==> flow/design.v <==
module mul(
    input         mul_clk,
    input         resetn,
    input         mul_signed,
    input  [31:0] x,
    input  [31:0] y,
    input         de_to_ex_valid,
    input         ex_allowin,
    output [63:0] result
);
    wire [16:0] booth_c;                              
    wire [63:0] booth_part_prod [16:0];               
    wire [16:0] part_prod [63:0];                     
    wire [63:0] x_mul = {{32{x[31]&mul_signed}}, x}; 
    wire [33:0] y_mul = {{ 2{y[31]&mul_signed}}, y};
    genvar j;
    generate
    for(j = 0; j < 17; j = j + 1) begin : booth
        if(j == 0) begin
          booth_2b booth_0(
                            .Y({y_mul[1:0], 1'b0}), 
                            .X(x_mul             ),
                            .P(booth_part_prod[0]), 
                            .C(booth_c[0]        )
                          );
        end else begin
          booth_2b booth(
                            .Y(y_mul[2*j+1:2*j-1]), 
                            .X(x_mul<<(2*j)      ), 
                            .P(booth_part_prod[j]), 
                            .C(booth_c[j]        )
                        );
        end
    end
    endgenerate
    genvar k;
    generate
    for(k = 0; k < 64; k = k + 1)
        begin: switch
            assign part_prod[k] = {
                                        booth_part_prod[16][k],
                                        booth_part_prod[15][k], 
                                        booth_part_prod[14][k], 
                                        booth_part_prod[13][k], 
                                        booth_part_prod[12][k], 
                                        booth_part_prod[11][k], 
                                        booth_part_prod[10][k], 
                                        booth_part_prod[ 9][k], 
                                        booth_part_prod[ 8][k], 
                                        booth_part_prod[ 7][k], 
                                        booth_part_prod[ 6][k], 
                                        booth_part_prod[ 5][k], 
                                        booth_part_prod[ 4][k], 
                                        booth_part_prod[ 3][k], 
                                        booth_part_prod[ 2][k], 
                                        booth_part_prod[ 1][k], 
                                        booth_part_prod[ 0][k]
                                  };
        end
    endgenerate
    reg  [16:0] booth_c_r;               
    reg  [16:0] part_prod_r[63:0];       
    wire [13:0] c[63:0];                 
    wire [63:0] add_src1, add_src2;      
    always @(posedge mul_clk)
    begin
        if(de_to_ex_valid & ex_allowin) begin
                booth_c_r <= booth_c;
        end
    end
    genvar m;
    generate
        for(m = 0; m < 64; m = m + 1) begin : part_prod_trans
            always @(posedge mul_clk)
            begin
                if(de_to_ex_valid & ex_allowin) begin
                    part_prod_r[m] <= part_prod[m];
                end
            end
        end
    endgenerate
    assign c[0] = booth_c_r[13:0];
    assign add_src2[0] = booth_c_r[14];
    genvar i;
    generate
    for(i = 0; i < 64; i = i + 1) 
    begin: wallace
        if(i < 63) begin
            wallace_16 wallace(
                                    .cin    (c[i]          ), 
                                    .data_in(part_prod_r[i]), 
                                    .cout   (c[i+1]        ), 
                                    .C      (add_src2[i+1] ), 
                                    .S      (add_src1[i]   )
                               );
        end else begin
            wallace_16 wallace_63(
                                    .cin    (c[63]          ),
                                    .data_in(part_prod_r[63]), 
                                    .S      (add_src1[63]   )
                                 );
        end
    end
    endgenerate
    assign result = add_src1 + add_src2 + booth_c_r[15] + booth_c_r[16];
endmodule
module booth_2b(
    input [2:0] Y,
    input [63:0] X,
    output [63:0] P,
    output C
);
    assign P = Y==3'b001 ? X      :
               Y==3'b010 ? X      :
               Y==3'b011 ? X<<1   :
               Y==3'b100 ? ~(X<<1):
               Y==3'b101 ? ~X     :
               Y==3'b110 ? ~X     :
                           68'd0;
    assign C = Y==3'b100 || Y==3'b101 || Y==3'b110;
endmodule
module wallace_16(
    input  [13:0] cin,
    input  [16:0] data_in,
    output [13:0] cout,
    output        C,
    output        S
);
    wire B1_2, A1_2, C1_3, B1_3, A1_3, A2_0, C2_1, B2_1, A2_1, B3_1, A3_1, A4_0, B4_0, A5_0;
    function [1:0] Add_1;
        input A, B, CIN;
        begin
          Add_1 = A + B + CIN;
        end
    endfunction
    assign {cout[ 0], B1_2} = Add_1(data_in[ 4], data_in[ 3], data_in[ 2]),
           {cout[ 1], A1_2} = Add_1(data_in[ 7], data_in[ 6], data_in[ 5]),
           {cout[ 2], C1_3} = Add_1(data_in[10], data_in[ 9], data_in[ 8]),
           {cout[ 3], B1_3} = Add_1(data_in[13], data_in[12], data_in[11]),
           {cout[ 4], A1_3} = Add_1(data_in[16], data_in[15], data_in[14]),
           {cout[ 5], A2_0} = Add_1(    cin[ 2],     cin[ 1],     cin[ 0]),
           {cout[ 6], C2_1} = Add_1(data_in[ 0],     cin[ 4],     cin[ 3]),
           {cout[ 7], B2_1} = Add_1(       A1_2,        B1_2, data_in[ 1]),
           {cout[ 8], A2_1} = Add_1(       A1_3,        B1_3,        C1_3),
           {cout[ 9], B3_1} = Add_1(       A2_0,     cin[ 6],     cin[ 5]),
           {cout[10], A3_1} = Add_1(       A2_1,        B2_1,        C2_1),
           {cout[11], B4_0} = Add_1(    cin[ 9],     cin[ 8],     cin[ 7]),
           {cout[12], A4_0} = Add_1(       A3_1,        B3_1,     cin[10]),
           {cout[13], A5_0} = Add_1(       A4_0,        B4_0,     cin[11]),
           {C       , S   } = Add_1(       A5_0,     cin[13],     cin[12]);
endmodule
# Tool chain data of mul

What the tools print for mul, step after step.
Line numbers count from 1 in the design file above.
Operators: Yosys type, input widths -> output width; for muxes data width and select width s.
Cell names lack the library's common part.
Not given: n/a

Top: mul
Clock port: mul_clk
Cell library: sky130hd
Corner: tt_025C_1v80

# Word-level counts

Counts by Yosys on the flattened word-level netlist (proc, flatten, opt, wreduce). Print and check cells are left out.

Word-level cells: 2544
Output and inout bits: 64
Register bits after elaboration: 1105
Input port bits: 69

Equality and inequality tests: 99
Reduce/logical cells: 49
Multiplexer cells: 99
Add/sub/neg operators: 1923
Bitwise operators: 37

Operators with widths:

| cell               | count |
| $mux 64            | 99 |
| $not 64->64        | 34 |
| $add 1x1->2        | 945 |
| $add 2x1->2        | 945 |
| $eq 3x3->1 const B | 48 |
| $add 64x1->64      | 2 |
| $eq 3x2->1 const B | 32 |
| $add 64x64->64     | 1 |
| $eq 3x1->1 const B | 16 |
| $reduce_or 3->1    | 16 |
| $logic_or 1x1->1   | 33 |
| $add 1x1->1        | 30 |
| $eq 2x2->1 const B | 2 |
| $and 1x1->1        | 3 |
| $eq 2x1->1 const B | 1 |

# Depth

Longest topological path by Yosys (ltp), each cell counted once; first at word level (registers and memories cut), then after technology mapping (sequential cells cut; the memories' decode and read muxes count).

Depth after elaboration: 15
ABC_AREA: 0
Gate-level depth with buffers: 23
Gate-level depth less buffers: 23

# Synthesis result

The flow's flattened synthesis, as Yosys stat reports it; memories are mapped. The netlist is that of the ABC_AREA named above (0 if unset); the other value can give another one.
Totals and module areas in this step are rounded.

Mapped flip-flops: 609
Standard cells after synthesis: 4958
Buffers: 429
Chip area (Yosys): 55000 um2
Sequential part of the area: 18000 um2

Cell types:

| cell     | count |
| edfxtp_1 | 609 |
| fa_1     | 770 |
| xor2_1   | 509 |
| a22oi_1  | 447 |
| inv_1    | 722 |
| o21ai_0  | 512 |
| ha_1     | 139 |
| clkbuf_1 | 345 |
| xnor2_1  | 71 |
| a21oi_1  | 123 |
| and2_1   | 64 |
| nand2_1  | 106 |
| nor2_1   | 95 |
| a21o_1   | 42 |
| buf_1    | 70 |
| nand3_1  | 44 |
| a221o_1  | 19 |
| nor2b_1  | 22 |

Other cell types: 60; their cells: 249.
By module: a second synthesis without flattening, with its own total; a netlist apart from the flattened one above.

Cell total of the unflattened synthesis: 9878
Area total of the unflattened synthesis: 110000 um2

Rows give one instance, submodules left out.

Modules:

| module     | sequential area (um2) | cells | area (um2) | instances |
| booth_2b   | 0.0                   | 236   | 2300       | 17 |
| mul        | 33000                 | 1706  | 38000      | 1 |
| wallace_16 | 0.0                   | 65    | 490        | 64 |

# Timing after synthesis

Source: OpenSTA report_checks on the synthesized netlist (no wires, ideal clock, input and output delay 20% of the period each), path of least setup slack; recovery checks are left aside. Register names are those of the netlist, which keeps one name where synthesis merged equal registers.

Path kind: input -> register
Start: input port ex_allowin
End: register booth_c_r[0]
Time at the first pin: 2.400 ns
Stages: 1
Clock period: 12.0 ns
Path delay: 14.705 ns
Setup slack: -5.105 ns
Arrival: 16.053 ns
External input delay: 2.400 ns
Setup time: 1.052 ns
Required time: 10.948 ns
Synthesis period reached: 17.105 ns

"path delay" is the arrival time less input delay plus setup time.
"stages" counts driving pins, that of a launching flip-flop among them; a cell with two outputs on the path counts twice.
"synthesis period reached" is the clock period less the worst setup slack; recovery checks do not enter. This is arithmetic on one report: input and output delays are still those of the set period (20% each).
The rows between start and end are the longest chain of elaborated cells between them; the timing report does not say that the signal goes this way. Where chains are equally long, one stands for them.
Each line given opens the expression or statement behind the cell; cells for indexed reads and writes are added by Yosys, which also makes memories of some case tables.

Path through: and2_1
Cells in the longest elaborated chain: 1

RTL lines, path post-synthesis:

| element         | line | RTL |
| start, declared | 8    | `input         ex_allowin,` |
| $and 1x1->1     | 67   | `if(de_to_ex_valid & ex_allowin) begin` |
| end, assigned   | 68   | `booth_c_r <= booth_c;` |
| end, declared   | 61   | `reg  [16:0] booth_c_r;` |

# Worst path after layout

Path of least setup slack in the final report of job 2 (OpenROAD, finished layout, wires in). Where an end is a register, its clock arrival counts in the times.

Path kind: register -> output
Start: register part_prod_r[0][13]
End: output port result[35]
Required time: 12.56 ns
Stages: 20
Time at the first pin: 0.70 ns
Clock period: 15.7 ns
Setup slack: 1.93 ns
Output delay: 3.14 ns
Arrival: 10.63 ns

The rows between start and end are the longest chain of elaborated cells between them; the timing report does not say that the signal goes this way. Where chains are equally long, one stands for them.

Path through: edfxtp_1 fa_1 fa_1 clkinv_1 fa_1 fa_1 fa_1 inv_1 fa_1 ha_1 ha_1 a21oi_1 nor2_1 o41ai_1 a21oi_1 o2111a_1 nor2_1 o21ai_0 xnor2_1 clkdlybuf4s50_1
Cells in the longest elaborated chain: 15

RTL lines, path post-layout:

| element          | line | RTL |
| start, declared  | 62   | `reg  [16:0] part_prod_r[63:0];` |
| start, assigned  | 77   | `part_prod_r[m] <= part_prod[m];` |
| $add 1x1->2      | 133  | `Add_1 = A + B + CIN;` |
| $add 2x1->2      | 133  |  |
| $add 1x1->2      | 133  |  |
| $add 2x1->2      | 133  |  |
| $add 1x1->2      | 133  |  |
| $add 2x1->2      | 133  |  |
| $add 1x1->2      | 133  |  |
| $add 2x1->2      | 133  |  |
| $add 1x1->2      | 133  |  |
| $add 2x1->2      | 133  |  |
| $add 1x1->2      | 133  |  |
| $add 2x1->2      | 133  |  |
| $add 64x64->64   | 105  | `assign result = add_src1 + add_src2 + booth_c_r[15] + booth_c_r[16];` |
| $add 64x1->64 x2 | 105  |  |
| end, declared    | 9    | `output [63:0] result` |

Add stored flow runs of mul

Top module mul; platform sky130hd; tools Yosys and OpenROAD; 2 stored runs in no particular order. Input and output delays are each 20% of the period that was set; the output load is 0.01 pF.
"clock period reached" = clock period - worst setup slack. The figure is calculated, with input and output delays left at 20% of the set period.
The measured numbers are rounded.

## Job 1

==> flow/run.sh <==
#!/bin/bash
# the make line also repeats the synthesis and layout settings of config.mk as NAME=value (left out here)
make -C /OpenROAD-flow-scripts/flow DESIGN_CONFIG=/design/flow/config.mk WORK_HOME=/design/flow/orfs CLKGATE_MAP_FILE= finish
==> flow/config.mk <==
export PLATFORM = sky130hd
export DESIGN_NAME = mul
export DESIGN_NICKNAME = mul
export VERILOG_FILES = /design/flow/design.v
export SDC_FILE = /design/flow/constraint.sdc
export NUM_CORES = 4
export LEC_CHECK = 0
export ABC_AREA = 1
export CAP_MARGIN = 30
export CELL_PAD_IN_SITES_DETAIL_PLACEMENT = 1
export CELL_PAD_IN_SITES_GLOBAL_PLACEMENT = 3
export CORE_ASPECT_RATIO = 1.27
export CORE_MARGIN = 6
export CORE_UTILIZATION = 66
export CTS_CLUSTER_SIZE = 93
export GPL_ROUTABILITY_DRIVEN = 1
export GPL_TIMING_DRIVEN = 0
export HOLD_SLACK_MARGIN = 0.25
export MAX_ROUTING_LAYER = met5
export MIN_ROUTING_LAYER = met2
export PLACE_DENSITY_LB_ADDON = 0.04
export SETUP_SLACK_MARGIN = 1.23
export SLEW_MARGIN = 5
export TNS_END_PERCENT = 5
==> flow/constraint.sdc <==
create_clock -name core_clock -period 7.25 [get_ports {mul_clk}]
set_input_delay 1.4500 -clock core_clock [delete_from_list [all_inputs] [get_ports {mul_clk}]]
set_output_delay 1.4500 -clock core_clock [all_outputs]
set_load 0.01 [all_outputs]

Job 1: no final report: placement broke off with FLW-0024

## Job 2

==> flow/run.sh <==
#!/bin/bash
# the make line also repeats the synthesis and layout settings of config.mk as NAME=value (left out here)
make -C /OpenROAD-flow-scripts/flow DESIGN_CONFIG=/design/flow/config.mk WORK_HOME=/design/flow/orfs CLKGATE_MAP_FILE= finish
==> flow/config.mk <==
export PLATFORM = sky130hd
export DESIGN_NAME = mul
export DESIGN_NICKNAME = mul
export VERILOG_FILES = /design/flow/design.v
export SDC_FILE = /design/flow/constraint.sdc
export NUM_CORES = 4
export LEC_CHECK = 0
export CAP_MARGIN = 20
export CORE_MARGIN = 7
export CORE_UTILIZATION = 40
export CTS_CLUSTER_DIAMETER = 202
export GPL_ROUTABILITY_DRIVEN = 0
export GPL_TIMING_DRIVEN = 0
export PLACE_DENSITY_LB_ADDON = 0.18
export SLEW_MARGIN = 20
==> flow/constraint.sdc <==
create_clock -name core_clock -period 15.7 [get_ports {mul_clk}]
set_input_delay 3.1400 -clock core_clock [delete_from_list [all_inputs] [get_ports {mul_clk}]]
set_output_delay 3.1400 -clock core_clock [all_outputs]
set_load 0.01 [all_outputs]

| result of job 2 | value |
|---|---|
| netlist area reported by Yosys | 55000 um2 |
| die area | 150000 um2 |
| std-cell area (final layout) | 62000 um2 |
| utilization in the final report | 0.45 |
| smallest setup slack | 1.9 ns |
| sum of negative setup slack | 0.000 ns |
| worst-case hold slack | 3.1 ns |
| clock period reached | 13.773 ns |
